==> flow/design.v <==
module fullreg #(  parameter N = 16 )(
    input [N-1:0] d,
    output reg [N-1:0] q,
    input clk,
    input en,
    input clr,  
    input rst   
    );
always @(posedge clk,posedge rst) begin
    if(rst)
        q<=0;
    else    
    if(en==1)begin
        if(clr)
            q<=0;
        else
            q<=d;
    end
end
endmodule
module exp_adder_bias (
    input  wire [7:0] exp1,    
    input  wire [7:0] exp2,    
    output wire [7:0] exp_out  
);
    wire [8:0] sum;            
    wire [8:0] sum_minus_bias;
    assign sum = exp1 + exp2;
    assign sum_minus_bias = sum - 9'd127;
    assign exp_out = sum_minus_bias[7:0];
endmodule
module exp_normalizer (
    input  wire        msb_mult,    
    input  wire [7:0]  exp_in,      
    output wire [7:0]  exp_out      
);
    assign exp_out = msb_mult ? (exp_in + 8'd1) : exp_in;
endmodule
module mantissa_normalizer (
    input  wire [47:0] mult_out,    
    output wire [23:0] mant_out     
);
    assign mant_out = mult_out[47] ? 
                      mult_out[47:24] : 
                      mult_out[46:23];
endmodule
module mult24 (
    input  wire [23:0] a,    
    input  wire [23:0] b,    
    output wire [47:0] p     
);
    assign p = $unsigned(a) * $unsigned(b);
endmodule
module fp32mult (
    input  wire [31:0] x1,
    input  wire [31:0] x2,
    input  wire        en,
    input  wire        rst,
    input  wire        clk,
    output wire [31:0] y,
    output wire        ready
);
    wire [31:0] x1_reg;
    wire [31:0] x2_reg;
    fullreg #(32) reg_x1 (.clk(clk), .rst(rst), .clr(1'b0), .en(en), .d(x1), .q(x1_reg));
    fullreg #(32) reg_x2 (.clk(clk), .rst(rst), .clr(1'b0), .en(en), .d(x2), .q(x2_reg));
    wire sign1 = x1_reg[31];
    wire sign2 = x2_reg[31];
    wire [7:0] exp1 = x1_reg[30:23];
    wire [7:0] exp2 = x2_reg[30:23];
    wire [23:0] mant1 = {1'b1, x1_reg[22:0]};  
    wire [23:0] mant2 = {1'b1, x2_reg[22:0]};
    wire sign_result = sign1 ^ sign2;
    wire [7:0] exp_sum;
      wire en_d1;
    wire en_d2;
    exp_adder_bias exp_add_inst (
        .exp1(exp1),
        .exp2(exp2),
        .exp_out(exp_sum)
    );
    wire [47:0] mant_product;
    mult24 mult_inst (
        .a(mant1),
        .b(mant2),
        .p(mant_product)
    );
    wire [7:0] exp_norm;
    exp_normalizer exp_norm_inst (
        .msb_mult(mant_product[47]),
        .exp_in(exp_sum),
        .exp_out(exp_norm)
    );
    wire [23:0] mant_norm;
    mantissa_normalizer mant_norm_inst (
        .mult_out(mant_product),
        .mant_out(mant_norm)
    );
    wire [31:0] result_comb;
    assign result_comb = {sign_result, exp_norm, mant_norm[22:0]};
    fullreg #(32) reg_out (
        .clk(clk),
        .rst(rst),
        .clr(1'b0),
        .en(en_d1),
        .d(result_comb),
        .q(y)
    );
    fullreg #(1) reg_en_stage1 (
        .clk(clk),
        .rst(rst),
        .clr(1'b0),
        .en(1'b1),
        .d(en),
        .q(en_d1)
    );
    fullreg #(1) reg_en_stage2 (
        .clk(clk),
        .rst(rst),
        .clr(1'b0),
        .en(1'b1),
        .d(en_d1),
        .q(en_d2)
    );
    assign ready = en_d2;
endmodule
* Tool chain data of fp32mult
What the tools print for fp32mult, step after step.
Lines are those of the file above, counted from 1.
Cell names lack the library's common part.
Not given: --
- Top :: fp32mult
- Clock port :: clk
- Cell library :: sky130hd
- Library corner :: tt_025C_1v80

* Word-level counts
Source: Yosys, flattened and elaborated, memories not mapped. Widths are those after wreduce; folded enables and synchronous resets count as part of the registers. Registers that Yosys merges into a memory's read port (data or address) are not register bits. Print and check cells do not count. Equal cells are merged and count once.
- Multipliers :: 1
- Bitwise gates (word level) :: 1
- Reduce/logical cells :: 0
- Divide/modulo/power cells :: 0
- Shift operators :: 0
- Equality and inequality tests :: 0
- Muxes and demuxes :: 2
- Add/sub/neg operators :: 3
- Magnitude comparators :: 0
** Operators with widths (count)
- 24-bit by 24-bit multiplier with 48-bit output :: 1
- 23-bit 2-to-1 mux :: 1
- 8-bit by 1-bit adder with 8-bit output (second input constant) :: 1
- 8-bit by 7-bit subtractor with 8-bit output (second input constant) :: 1
- 8-bit adder :: 1
- 8-bit 2-to-1 mux :: 1
- 1-bit bitwise XOR :: 1
- Bits in writable memories :: 0
- Latch bits :: 0
- Word-level cells :: 12
- Output and inout port bits :: 33
- Register bits :: 98
- Word width x clocked read ports :: 0
- Memory cells :: 0
- ROM bits :: 0
- Bits of input ports :: 67

* Depth
Longest topological path by Yosys (ltp), each cell counted once; first at word level (registers and memories cut), then after technology mapping (sequential cells cut; the memories' decode and read muxes count).
- Depth in word-level cells :: 4
- ABC_AREA :: 0
- Gate-level depth with buffers :: 28
- Gate-level depth less buffers :: 25

* Synthesis result
Source: synth_stat.txt of the flow (Yosys; design flattened, memories mapped). It holds for the ABC_AREA given above (unset counts as 0); a run with the other value may have another netlist.
The area totals of this step are shown rounded.
** Cell types
- fa_1 :: count 482, area in all 9.65E+03 µm²
- dfrtp_1 :: count 98, area in all 2.45E+03 µm²
- ha_1 :: count 183, area in all 2.29E+03 µm²
- inv_1 :: count 604, area in all 2.27E+03 µm²
- and2_1 :: count 241, area in all 1.51E+03 µm²
- nand2_1 :: count 312, area in all 1.17E+03 µm²
- mux2_2 :: count 47, area in all 529.258 µm²
- clkbuf_1 :: count 110, area in all 412.896 µm²
- a21oi_1 :: count 61, area in all 305.293 µm²
- nor2_1 :: count 67, area in all 251.491 µm²
- o21ai_0 :: count 44, area in all 220.211 µm²
- xnor2_1 :: count 21, area in all 183.926 µm²
- xor2_1 :: count 14, area in all 122.618 µm²
- a21o_1 :: count 16, area in all 120.115 µm²
- mux2i_1 :: count 11, area in all 110.106 µm²
- a31oi_1 :: count 11, area in all 68.816 µm²
- nor3_1 :: count 12, area in all 60.058 µm²
- o21bai_1 :: count 7, area in all 52.55 µm²
Other cell types: 54; their cells: 113.
- Chip area (Yosys) :: 22700 µm²
- Buffers :: 117
- Sequential part of the area :: 2450 µm²
- Flip-flop cells :: 98
- Mapped cells :: 2454
By module: a second synthesis without flattening, with its own total; a netlist apart from the flattened one above.
- Cell total of the unflattened synthesis :: 2505
- Area total of the unflattened synthesis :: 23700 µm²
Rows give one instance, submodules left out.
** By module
- mult24 :: instances 1, area 19000 µm², seq. area 0.0 µm², cells 2181
- fullreg #(N=32) :: instances 3, area 1210 µm², seq. area 801 µm², cells 74
- mantissa_normalizer :: instances 1, area 388 µm², seq. area 0.0 µm², cells 27
- exp_adder_bias :: instances 1, area 367 µm², seq. area 0.0 µm², cells 44
- exp_normalizer :: instances 1, area 141 µm², seq. area 0.0 µm², cells 18
- fullreg #(N=1) :: instances 2, area 42.5 µm², seq. area 25.0 µm², cells 5
- fp32mult :: instances 1, area 16.3 µm², seq. area 0.0 µm², cells 3

* Path before layout
OpenSTA on the mapped netlist: ideal clock, no wires. The path of least setup slack (recovery checks aside). Input and output delay are each 20% of the period. Register names are those of the netlist, which keeps one name where synthesis merged equal registers.
- Path type :: register to register
- Start :: reg reg_x2.q[12]
- End :: reg reg_out.q[20]
- Clock period :: 10000 ps
- Required time :: 9913 ps
- Time at the first pin :: 0 ps
- Delay of the path :: 6901 ps
- Setup time :: 87 ps
- Data arrival time :: 6814 ps
- Buffers on the path :: 2
- Setup slack :: 3099 ps
- Stages on the path :: 26
- Period reached after synthesis :: 6901 ps
"delay of the path" = arrival - input delay + setup time.
"stages on the path" counts driving pins, that of a launching flip-flop among them; a cell with two outputs on the path counts twice.
"period reached after synthesis" is the clock period less the worst setup slack; recovery checks do not enter. This is arithmetic on one report: input and output delays are still those of the set period (20% each).
The rows between start and end are the longest chain of elaborated cells between them; the timing report does not say that the signal goes this way. Where chains are equally long, one stands for them.
Each line given opens the expression or statement behind the cell; cells for indexed reads and writes are added by Yosys, which also makes memories of some case tables.
At most two assigning lines are given for a register; there are more.
- Path through :: dfrtp_1 > clkbuf_1 > clkbuf_1 > nand2_1 > fa_1 > inv_1 > fa_1 > inv_1 > fa_1 > inv_1 > fa_1 > fa_1 > fa_1 > inv_1 > fa_1 > inv_1 > ha_1 > a21o_1 > a21o_1 > a21oi_1 > o21ai_1 > a211o_1 > a2111o_1 > a2111oi_4 > o311ai_1 > o211ai_1
- Length of the longest elaborated chain :: 2
- Elaborated cells on any way between the ends :: 2
- Source lines of those cells :: 2
- Classes of those cells :: 1 x mul; 1 x mux
** RTL lines, path post-synthesis
- start: declaration :: line 3 : output reg [N-1:0] q,
- start: assignment :: line 11 : q<=0;
- start: assignment :: line 17 : q<=d;
- 24-bit by 24-bit multiplier with 48-bit output :: line 52 : assign p = $unsigned(a) * $unsigned(b);
- 23-bit 2-to-1 mux :: line 43 : assign mant_out = mult_out[47] ?
- end: assignment :: line 15 : q<=0;
- end: assignment :: line 17
- end: declaration :: line 3

* Timing after layout
Path of least setup slack in the final report of run 1 (OpenROAD, finished layout, wires in). Where an end is a register, its clock arrival counts in the times.
The path's times are printed in steps of 10 ps; the period is the one set.
- Path type :: register to register
- Start :: reg reg_x1.q[22]
- End :: reg reg_out.q[21]
- Required time :: 8940 ps
- Data arrival time :: 8420 ps
- Setup time :: 120 ps
- Setup slack :: 520 ps
- Time at the first pin :: 380 ps
- Stages on the path :: 24
- Buffers on the path :: 0
- Clock period :: 8690 ps
The rows between start and end are the longest chain of elaborated cells between them; the timing report does not say that the signal goes this way. Where chains are equally long, one stands for them.
At most two assigning lines are given for a register; there are more.
- Path through :: dfrtp_1 > inv_1 > nor2_1 > fa_1 > fa_1 > inv_1 > fa_1 > fa_1 > inv_1 > fa_1 > fa_1 > inv_1 > fa_1 > inv_1 > ha_1 > and4_1 > nand3_1 > or3b_1 > o22ai_2 > a211o_1 > a2111o_1 > a2111oi_4 > o311ai_1 > o211ai_2
- Length of the longest elaborated chain :: 2
- Elaborated cells on any way between the ends :: 2
- Source lines of those cells :: 2
- Classes of those cells :: 1 x mul; 1 x mux
** RTL lines, path after layout
- start: declaration :: line 3 : output reg [N-1:0] q,
- start: assignment :: line 11 : q<=0;
- start: assignment :: line 17 : q<=d;
- 24-bit by 24-bit multiplier with 48-bit output :: line 52 : assign p = $unsigned(a) * $unsigned(b);
- 23-bit 2-to-1 mux :: line 43 : assign mant_out = mult_out[47] ?
- end: assignment :: line 15 : q<=0;
- end: assignment :: line 17
- end: declaration :: line 3

==> results <==
Measured results for fp32mult: 3 stored runs of the Yosys and OpenROAD flow on sky130hd. The settings differ; the order carries no meaning. The constraints put input and output delay at 20% of the set period each and load the outputs with 0.01 pF.
By "reached clock period" is meant the clock period of the run minus its worst setup slack. This is arithmetic on one report: input and output delays are still those of the set period (20% each).
"time of the worst setup path" is the time allowed to the run's worst setup path (the clock period less input and output delay, where it has them) less its slack. Clock arrival times count: a late capture clock shortens it, a late launch clock lengthens it.
"time of the worst setup path" is given in steps of 10 ps.
The results are shown rounded.

** Run 1
- Settings :: CORE_UTILIZATION=40; period_ns=8.69; CAP_MARGIN=20; CORE_MARGIN=2; SLEW_MARGIN=20
- Synthesized cell area :: 22,700 µm²
- Area inside the die boundary :: 58,500 µm²
- Worst hold slack after layout :: 505 ps
- Sum of negative setup slack :: 0 ps
- Reached clock period :: 8,171 ps
- Time of the worst setup path :: 8,170 ps
- Critical path kind :: register to register
- Standard-cell area after layout :: 24,900 µm²
- Utilization in the final report :: 0.443
- Worst slack on setup checks :: 519 ps

** Run 2
- Settings :: CAP_MARGIN=25; CELL_PAD_IN_SITES_DETAIL_PLACEMENT=0; CELL_PAD_IN_SITES_GLOBAL_PLACEMENT=1; CORE_ASPECT_RATIO=1.66; CORE_MARGIN=7; CORE_UTILIZATION=41; CTS_CLUSTER_DIAMETER=391; GPL_ROUTABILITY_DRIVEN=1; MAX_ROUTING_LAYER=met5; MIN_ROUTING_LAYER=met1; PLACE_DENSITY=0.89; SETUP_SLACK_MARGIN=1.48; SLEW_MARGIN=35; TNS_END_PERCENT=75; period_ns=11.0
- Synthesized cell area :: 22,700 µm²
- Area inside the die boundary :: 62,200 µm²
- Worst hold slack after layout :: 515 ps
- Sum of negative setup slack :: 0 ps
- Reached clock period :: 8,428 ps
- Time of the worst setup path :: 8,430 ps
- Critical path kind :: register to register
- Standard-cell area after layout :: 24,600 µm²
- Utilization in the final report :: 0.452
- Worst slack on setup checks :: 2,570 ps

** Run 3
- Settings :: ABC_AREA=1; CAP_MARGIN=15; CELL_PAD_IN_SITES_DETAIL_PLACEMENT=0; CELL_PAD_IN_SITES_GLOBAL_PLACEMENT=2; CORE_UTILIZATION=42; CTS_CLUSTER_SIZE=83; GPL_ROUTABILITY_DRIVEN=0; MIN_ROUTING_LAYER=met2; PLACE_DENSITY_LB_ADDON=0.2; SETUP_SLACK_MARGIN=3.63; SLEW_MARGIN=35; period_ns=14.7; CORE_MARGIN=2
- Synthesized cell area :: 24,400 µm²
- Area inside the die boundary :: 60,000 µm²
- Worst hold slack after layout :: 492 ps
- Sum of negative setup slack :: 0 ps
- Reached clock period :: 7,522 ps
- Time of the worst setup path :: 7,520 ps
- Critical path kind :: register to register
- Standard-cell area after layout :: 26,500 µm²
- Utilization in the final report :: 0.461
- Worst slack on setup checks :: 7,180 ps
